==> flow/design.v <==
module alu (
  input [32-1:0] a, b, 
  input [6-1:0] s,
  output [32-1:0] y,
  output zero );
  assign y = s==6'b100000 ? a+b:
	  s==6'b100010 ? a-b:
	  s==6'b100100 ? a & b:
	  s==6'b100101 ? a | b:
	  s==6'b100110 ? a ^ b:
	  s==6'b100111 ? ~ (a | b):
	  b;
  assign zero = (y == 32'b0);
endmodule
module rfile (
 input clk,
 input [5-1:0] a1, a2, a3,
 output [32-1:0] rd1, rd2,
 input [32-1:0] wd3,
 input we3);
	reg [32-1:0] rf[0:32-1];
	assign rd1 = |a1 == 0 ? 0 : rf[a1];
	assign rd2 = |a2 == 0 ? 0 : rf[a2];
	always @(negedge clk) 
		if(we3) rf[a3] <= wd3;
endmodule
module mipse(
input clk, rst_n,
input [32-1:0] instr,
input [32-1:0] readdata,
output reg [32-1:0] pc,
output [32-1:0] aluout,
output [32-1:0] writedata,
output memwrite);
reg [32-1:0] pcplus4D ;
wire [32-1:0] pcplus4F ;
wire [32-1:0] pcbranchD ;
reg [32-1:0] instrD ;
wire stall;
wire btakenD;
assign pcplus4F = pc + 4;
always @(posedge clk or negedge rst_n)
begin 
   if(!rst_n) instrD <= 0;
   else if(!stall) instrD <= instr;
end
always @(posedge clk or negedge rst_n)
begin 
   if(!rst_n) pcplus4D <= 0;
   else if(!stall) pcplus4D <= pcplus4F;
end
always @(posedge clk or negedge rst_n)
begin 
   if(!rst_n) pc <= 0;
   else if(!stall & btakenD)
     pc <= pcbranchD;
   else if(!stall)
     pc <= pcplus4F;
end
wire [5-1:0] rsD, rdD, rtD, cadrW;
wire [6-1:0] opcodeD;
wire [5-1:0] shamtD;
wire [6-1:0] funcD;
wire sw_opD, addi_opD, lw_opD, alu_opD;
wire lui_opD, ori_opD, beq_opD, bne_opD, branchD;
wire grade_opD;
wire regwriteD, memtoregD;
wire [6-1:0] alucomD;
wire [16-1:0] immD;
reg [5-1:0] writeregW;
wire [32-1:0] rd1D, rd2D, rd1fD, rd2fD;
wire memwriteD;
wire slti_opD;
reg [5-1:0] rsE, rtE, rdE;
wire [32-1:0] signimmD;
reg [32-1:0] signimmE, rd1E, rd2E;
wire [32-1:0] resultW;
reg [6-1:0] alucomE;
reg regwriteE, memtoregE, alusrcE, regdstE;
reg memtoregM;
reg memwriteE;
reg regwriteW;
reg [5-1:0] writeregM;
reg regwriteM;
reg [32-1:0] aluoutM;
wire mult_opD;
reg mult_opE;
wire [32-1:0] multoutE;
reg grade_opE;
wire [2:0] gradeoutE;
reg slti_opE;
wire [5-1:0] writeregE;
wire lwstall, branchstall;
assign {opcodeD, rsD, rtD, rdD, shamtD, funcD} = instrD;
assign immD = instrD[16-1:0];
assign sw_opD = (opcodeD == 6'b101011);
assign lw_opD = (opcodeD == 6'b100011);
assign alu_opD = (opcodeD == 6'b000000) & (
		(funcD[5:3] == 3'b100)|(funcD == 6'b011000) );
assign mult_opD = (opcodeD == 6'b000000) & (funcD == 6'b011000);
assign addi_opD = (opcodeD == 6'b001000);
assign ori_opD = (opcodeD == 6'b001101);
assign lui_opD = (opcodeD == 6'b001111);
assign grade_opD = (opcodeD == 6'b101100);
assign slti_opD = (opcodeD == 6'b001010);
assign beq_opD = (opcodeD == 6'b000100);
assign bne_opD = (opcodeD == 6'b000101);
assign branchD = beq_opD | bne_opD;
assign memwriteD = sw_opD | grade_opD;
rfile rfile_1(.clk(clk), .rd1(rd1D), .a1(rsD), .rd2(rd2D), .a2(rtD),
    .wd3(resultW), .a3(writeregW), .we3(regwriteW));
assign alucomD = (addi_opD|lw_opD|sw_opD|grade_opD) ?
		6'b100000: ori_opD ? 6'b100101:
		(lui_opD) ? 6'b000001: (slti_opD) ? 6'b100010: funcD;
assign regwriteD = lw_opD | alu_opD | lui_opD | addi_opD | ori_opD | slti_opD ;
assign memtoregD = lw_opD ;
assign lwstall = ( (rsD == rtE) | (rtD == rtE) ) & memtoregE ;
assign branchstall = (branchD & regwriteE & (writeregE == rsD | writeregE == rtD)) |
				(branchD & memtoregM & (writeregM == rsD | writeregM == rtD)) ;
assign stall = lwstall | branchstall;
assign rd1fD = (rsD !=0) & (rsD == writeregM) & regwriteM  ? aluoutM: rd1D ;
assign rd2fD = (rtD !=0) & (rtD == writeregM) & regwriteM  ? aluoutM: rd2D ;
assign btakenD = beq_opD & (rd1fD == rd2fD) | bne_opD & (rd1fD != rd2fD);
assign signimmD = ori_opD ?  {16'b0,immD} :
				lui_opD ? {immD, 16'b0} :
				{{16{immD[15]}},immD} ;
assign pcbranchD = pcplus4D + {signimmD[29:0],2'b00};
always @(posedge clk) begin
  if(!stall) begin
	slti_opE <= slti_opD;
	grade_opE <= grade_opD;
	mult_opE <= mult_opD;
	rd1E <= rd1fD;
	rd2E <= rd2fD;
	signimmE <= signimmD;
	alucomE <= alucomD;
	alusrcE <= ~alu_opD;
	regdstE <= alu_opD;  end
end
always @(posedge clk or negedge rst_n) begin
	if(!rst_n) begin
		rsE <= 0;
		rtE <= 0;
		rdE <= 0;
		memtoregE <= 0;
		regwriteE <= 0;
		memwriteE <= 0; end
	else if(stall) begin
		rsE <= 0;
		rtE <= 0;
		rdE <= 0;
		memtoregE <= 0;
		regwriteE <= 0;
		memwriteE <= 0; end
	else begin
		rsE <= rsD;
		rtE <= rtD;
		rdE <= rdD;
		memtoregE <= memtoregD;
		regwriteE <= regwriteD;
		memwriteE <= memwriteD; end
end
wire [32-1:0] srcaE, writedataE, srcbE, aluoutE;
reg [32-1:0] writedataM;
reg memwriteM;
assign srcaE = regwriteM & rsE!=0 & writeregM == rsE  ? aluoutM :
				regwriteW & rsE!=0 & writeregW == rsE ? resultW : rd1E;
assign writedataE = regwriteM & rtE!=0 & writeregM == rtE ? aluoutM :
				regwriteW & rtE!=0 & writeregW == rtE ? resultW : rd2E;
assign srcbE = alusrcE ? signimmE : writedataE;
assign writeregE = regdstE ? rdE: rtE;
assign multoutE = srcaE * srcbE;
assign gradeoutE =
	(writedataE >= 85) ? 5:
	(writedataE < 85 && writedataE >= 60) ? 4:
	(writedataE < 60 && writedataE >= 40) ? 3:
	(writedataE < 40 && writedataE >= 10) ? 2:
	1;
alu alu_1(.a(srcaE), .b(srcbE), .s(alucomE), .y(aluoutE));
always @(posedge clk) begin
	if(slti_opE) aluoutM <= {31'b0,aluoutE[31]};
	else if(mult_opE) aluoutM <= multoutE;
	else aluoutM <= aluoutE;
		memtoregM <= memtoregE;
	if(grade_opE) writedataM <= {{(32-3){1'b0}}, gradeoutE};
	else writedataM <= writedataE;
		writeregM <= writeregE;
end
always @(posedge clk or negedge rst_n) begin
	if(!rst_n) begin
		regwriteM <= 0;
		memwriteM <= 0; end
	else begin
		regwriteM <= regwriteE;
		memwriteM <= memwriteE; end
end
reg [32-1:0] readdataW, aluoutW;
reg memtoregW;
assign aluout = aluoutM;
assign writedata = writedataM;
assign memwrite = memwriteM;
always @(posedge clk) begin
	readdataW <= readdata;
	aluoutW <= aluoutM;
	memtoregW <= memtoregM;
	writeregW <= writeregM;
end
always @(posedge clk or negedge rst_n) begin
	if(!rst_n) 
		regwriteW <= 0;
	else 
		regwriteW <= regwriteM;
end
assign resultW = memtoregW ? readdataW: aluoutW;
endmodule
-- Reports on mipse
What the tools print for mipse, step after step.
Lines are those of the file above, counted from 1.
Library cell names are shortened.
The mark n/a stands for no value.
- top module: mipse
- clock: clk
- cell library: sky130hd
- timing corner: tt_025C_1v80

-- After elaboration
Yosys after proc, flatten, opt, wreduce and memory -nomap, before mapping. Memory bits, and registers merged into a memory's read port (data or address), are not among the register bits. Print and check cells are not counted.
Memory sizes are those after Yosys's memory passes, which may raise the word count (mostly to a power of two), join words into wider ones and drop unused or constant bits.
- div/mod/pow operators: 0
- reductions and logical operators at 16
- noted mux-type cells: 40
- add/subtract/negate cells at 4
- eq/ne operators at 32
- noted bitwise operators: 44
- noted shifts and indexed selects: 0
- magnitude comparators: 7
- multiply operators at 1
- operator list (operator ; count):
    multiplier 32 x 32 -> 32 bit ; 1
    two-way mux 32 bit ; 20
    adder 32 bit ; 2
    >= comparator 32 x 6 -> 1 bit with constant B ; 2
    < comparator 32 x 6 -> 1 bit with constant B ; 2
    zero test 32 bit ; 2
    == test 5 bit ; 12
    == test 6 bit with constant B ; 9
    adder 32 x 3 -> 32 bit with constant B ; 1
    subtractor 32 bit ; 1
    == test 32 bit ; 1
    != test 32 bit ; 1
    bitwise AND 32 bit ; 1
    OR 32 bit ; 1
    XOR 32 bit ; 1
    >= comparator 32 x 4 -> 1 bit with constant B ; 1
    >= comparator 32 x 7 -> 1 bit with constant B ; 1
    < comparator 32 x 7 -> 1 bit with constant B ; 1
    NOT 32 bit ; 1
    two-way mux 31 bit ; 1
    two-way mux 30 bit ; 1
    two-way mux 5 bit ; 5
    == test 6 x 4 -> 1 bit with constant B ; 4
    bitwise AND 1 bit ; 22
    nonzero test 5 bit ; 4
    OR 1 bit ; 17
    == test 6 x 3 -> 1 bit with constant B ; 2
    two-way mux 6 bit ; 2
Not listed: further kinds 14, cells in them 25.
- memories: 1
- input port bits at 66
- output and inout port bits: 97
- memory bits (writable): 1024
- clocked read ports x word width at 0
- noted bits in latches: 0
- bits in registers: 364
- noted bits in read-only memories: 0
- memory list (memory ; depth ; bits a word ; rd ports ; write ports ; RTL line ; RTL):
    rfile_1.rf ; 32 ; 32 ; 2 ; 1 ; 21 ; reg [32-1:0] rf[0:32-1];

-- Depth
Longest topological path by Yosys (ltp), each cell counted once; first at word level (registers and memories cut), then after technology mapping (sequential cells cut; the memories' decode and read muxes count).
- noted depth after elaboration: 16
- ABC_AREA at 1
- noted gate-level depth with buffers: 50
- noted depth with buffers taken out: 47

-- Netlist
The flow's flattened synthesis, as Yosys stat reports it; memories are mapped. The netlist is that of the ABC_AREA named above (0 if unset); the other value can give another one.
The area totals of this step are shown rounded.
- cell types (type ; count ; total area (µm²)):
    edfxtp_1 ; 1131 ; 3.4E+04
    fa_1 ; 411 ; 8.23E+03
    nand2_1 ; 1726 ; 6.48E+03
    o21ai_0 ; 1055 ; 5.28E+03
    inv_1 ; 1271 ; 4.77E+03
    nand3_1 ; 727 ; 3638.49
    a21oi_1 ; 655 ; 3.28E+03
    nor2_1 ; 834 ; 3.13E+03
    ha_1 ; 248 ; 3.1E+03
    dfrtp_1 ; 117 ; 2.93E+03
    dfxtp_1 ; 140 ; 2.8E+03
    o211ai_1 ; 323 ; 2.42E+03
    buf_2 ; 280 ; 1.4E+03
    nand4_1 ; 169 ; 1.06E+03
    clkbuf_1 ; 253 ; 949.661
    xor2_1 ; 95 ; 832.048
    o22ai_1 ; 123 ; 769.488
    o21ai_1 ; 129 ; 645.619
Other cell types: 44; their cells: 490.
- noted flip-flop cells: 1388
- buffers at 637
- standard cells after synthesis: 10177
- sequential part of the area at 0.0397 mm²
- noted cell area after synthesis: 0.089 mm²

5 stored runs of mipse in the flow (synthesis by Yosys, layout by OpenROAD, sky130hd cells), in arbitrary order. Constraints: input delay and output delay 20% of the set period each, output load 0.01 pF.
"reached clock period" is the run's clock period less its worst setup slack. It is reckoned from that one timing run; input and output delays stay at 20% of the period that was set.
"worst path time" is the time allowed to the run's worst setup path (the clock period less input and output delay, where it has them) less its slack. Clock arrival times count: a late capture clock shortens it, a late launch clock lengthens it.
Measured values are rounded.

Flow run A
Settings were ABC_AREA = 1; CAP_MARGIN = 25; CELL_PAD_IN_SITES_DETAIL_PLACEMENT = 0; CELL_PAD_IN_SITES_GLOBAL_PLACEMENT = 2; CORE_ASPECT_RATIO = 1.1; CORE_MARGIN = 3; CORE_UTILIZATION = 18; CTS_CLUSTER_SIZE = 53; GPL_ROUTABILITY_DRIVEN = 1; GPL_TIMING_DRIVEN = 1; HOLD_SLACK_MARGIN = 0.11; MAX_ROUTING_LAYER = met4; MIN_ROUTING_LAYER = met2; PLACE_DENSITY_LB_ADDON = 0.02; SETUP_SLACK_MARGIN = 1.0; TNS_END_PERCENT = 95; period_ns = 7.18; SLEW_MARGIN = 20
- standard-cell area after routing: 0.123 mm²
- utilization: 24.9%
- noted the reached clock period: 8.527 ns
- total negative slack: -21.9 ns
- setup slack of the critical path: -1.35 ns
- chip area after synthesis (Yosys): 0.089 mm²
- die size at 0.503 mm²
- smallest hold slack: 0.356 ns
- worst path time at 8.53 ns
- kind of the worst setup path: register to register

Flow run B
Settings were ABC_AREA = 1; CELL_PAD_IN_SITES_DETAIL_PLACEMENT = 0; CELL_PAD_IN_SITES_GLOBAL_PLACEMENT = 0; CORE_ASPECT_RATIO = 1.1; CORE_MARGIN = 3; CORE_UTILIZATION = 52; PLACE_DENSITY_LB_ADDON = 0.18; SETUP_SLACK_MARGIN = 2.48; TNS_END_PERCENT = 90; period_ns = 13.0; CAP_MARGIN = 20; SLEW_MARGIN = 20
- total negative slack: 0.000 ns
- standard-cell area after routing: 0.102 mm²
- die size at 0.176 mm²
- smallest hold slack: 0.355 ns
- utilization: 60.2%
- setup slack of the critical path: 2.80 ns
- chip area after synthesis (Yosys): 0.089 mm²

Flow run C
Settings were period_ns = 9.9; CAP_MARGIN = 20; CORE_MARGIN = 2; CORE_UTILIZATION = 40; SLEW_MARGIN = 20
- setup slack of the critical path: 0.334 ns
- chip area after synthesis (Yosys): 0.0846 mm²
- noted the reached clock period: 9.566 ns
- smallest hold slack: 0.355 ns
- utilization: 47.9%
- die size at 0.215 mm²
- worst path time at 9.57 ns
- kind of the worst setup path: register to register
- standard-cell area after routing: 0.101 mm²
- total negative slack: 0.000 ns

Flow run D
Settings were CAP_MARGIN = 35; CELL_PAD_IN_SITES_DETAIL_PLACEMENT = 1; CORE_MARGIN = 5; CORE_UTILIZATION = 43; CTS_CLUSTER_SIZE = 24; GPL_ROUTABILITY_DRIVEN = 0; GPL_TIMING_DRIVEN = 0; PLACE_DENSITY_LB_ADDON = 0.09; SLEW_MARGIN = 5; TNS_END_PERCENT = 85; period_ns = 11.3
- total negative slack: 0.000 ns
- die size at 0.206 mm²
- smallest hold slack: 0.349 ns
- worst path time at 11.06 ns
- kind of the worst setup path: register to register
- standard-cell area after routing: 0.103 mm²
- utilization: 52.7%
- chip area after synthesis (Yosys): 0.0846 mm²
- setup slack of the critical path: 0.236 ns
- noted the reached clock period: 11.064 ns

Flow run E
Settings were SETUP_SLACK_MARGIN = 2.16; period_ns = 9.9; CAP_MARGIN = 20; CORE_MARGIN = 2; CORE_UTILIZATION = 40; SLEW_MARGIN = 20
- die size at 0.215 mm²
- smallest hold slack: 0.351 ns
- standard-cell area after routing: 0.104 mm²
- chip area after synthesis (Yosys): 0.0846 mm²
- utilization: 49.5%
- total negative slack: 0.000 ns
- setup slack of the critical path: 0.841 ns
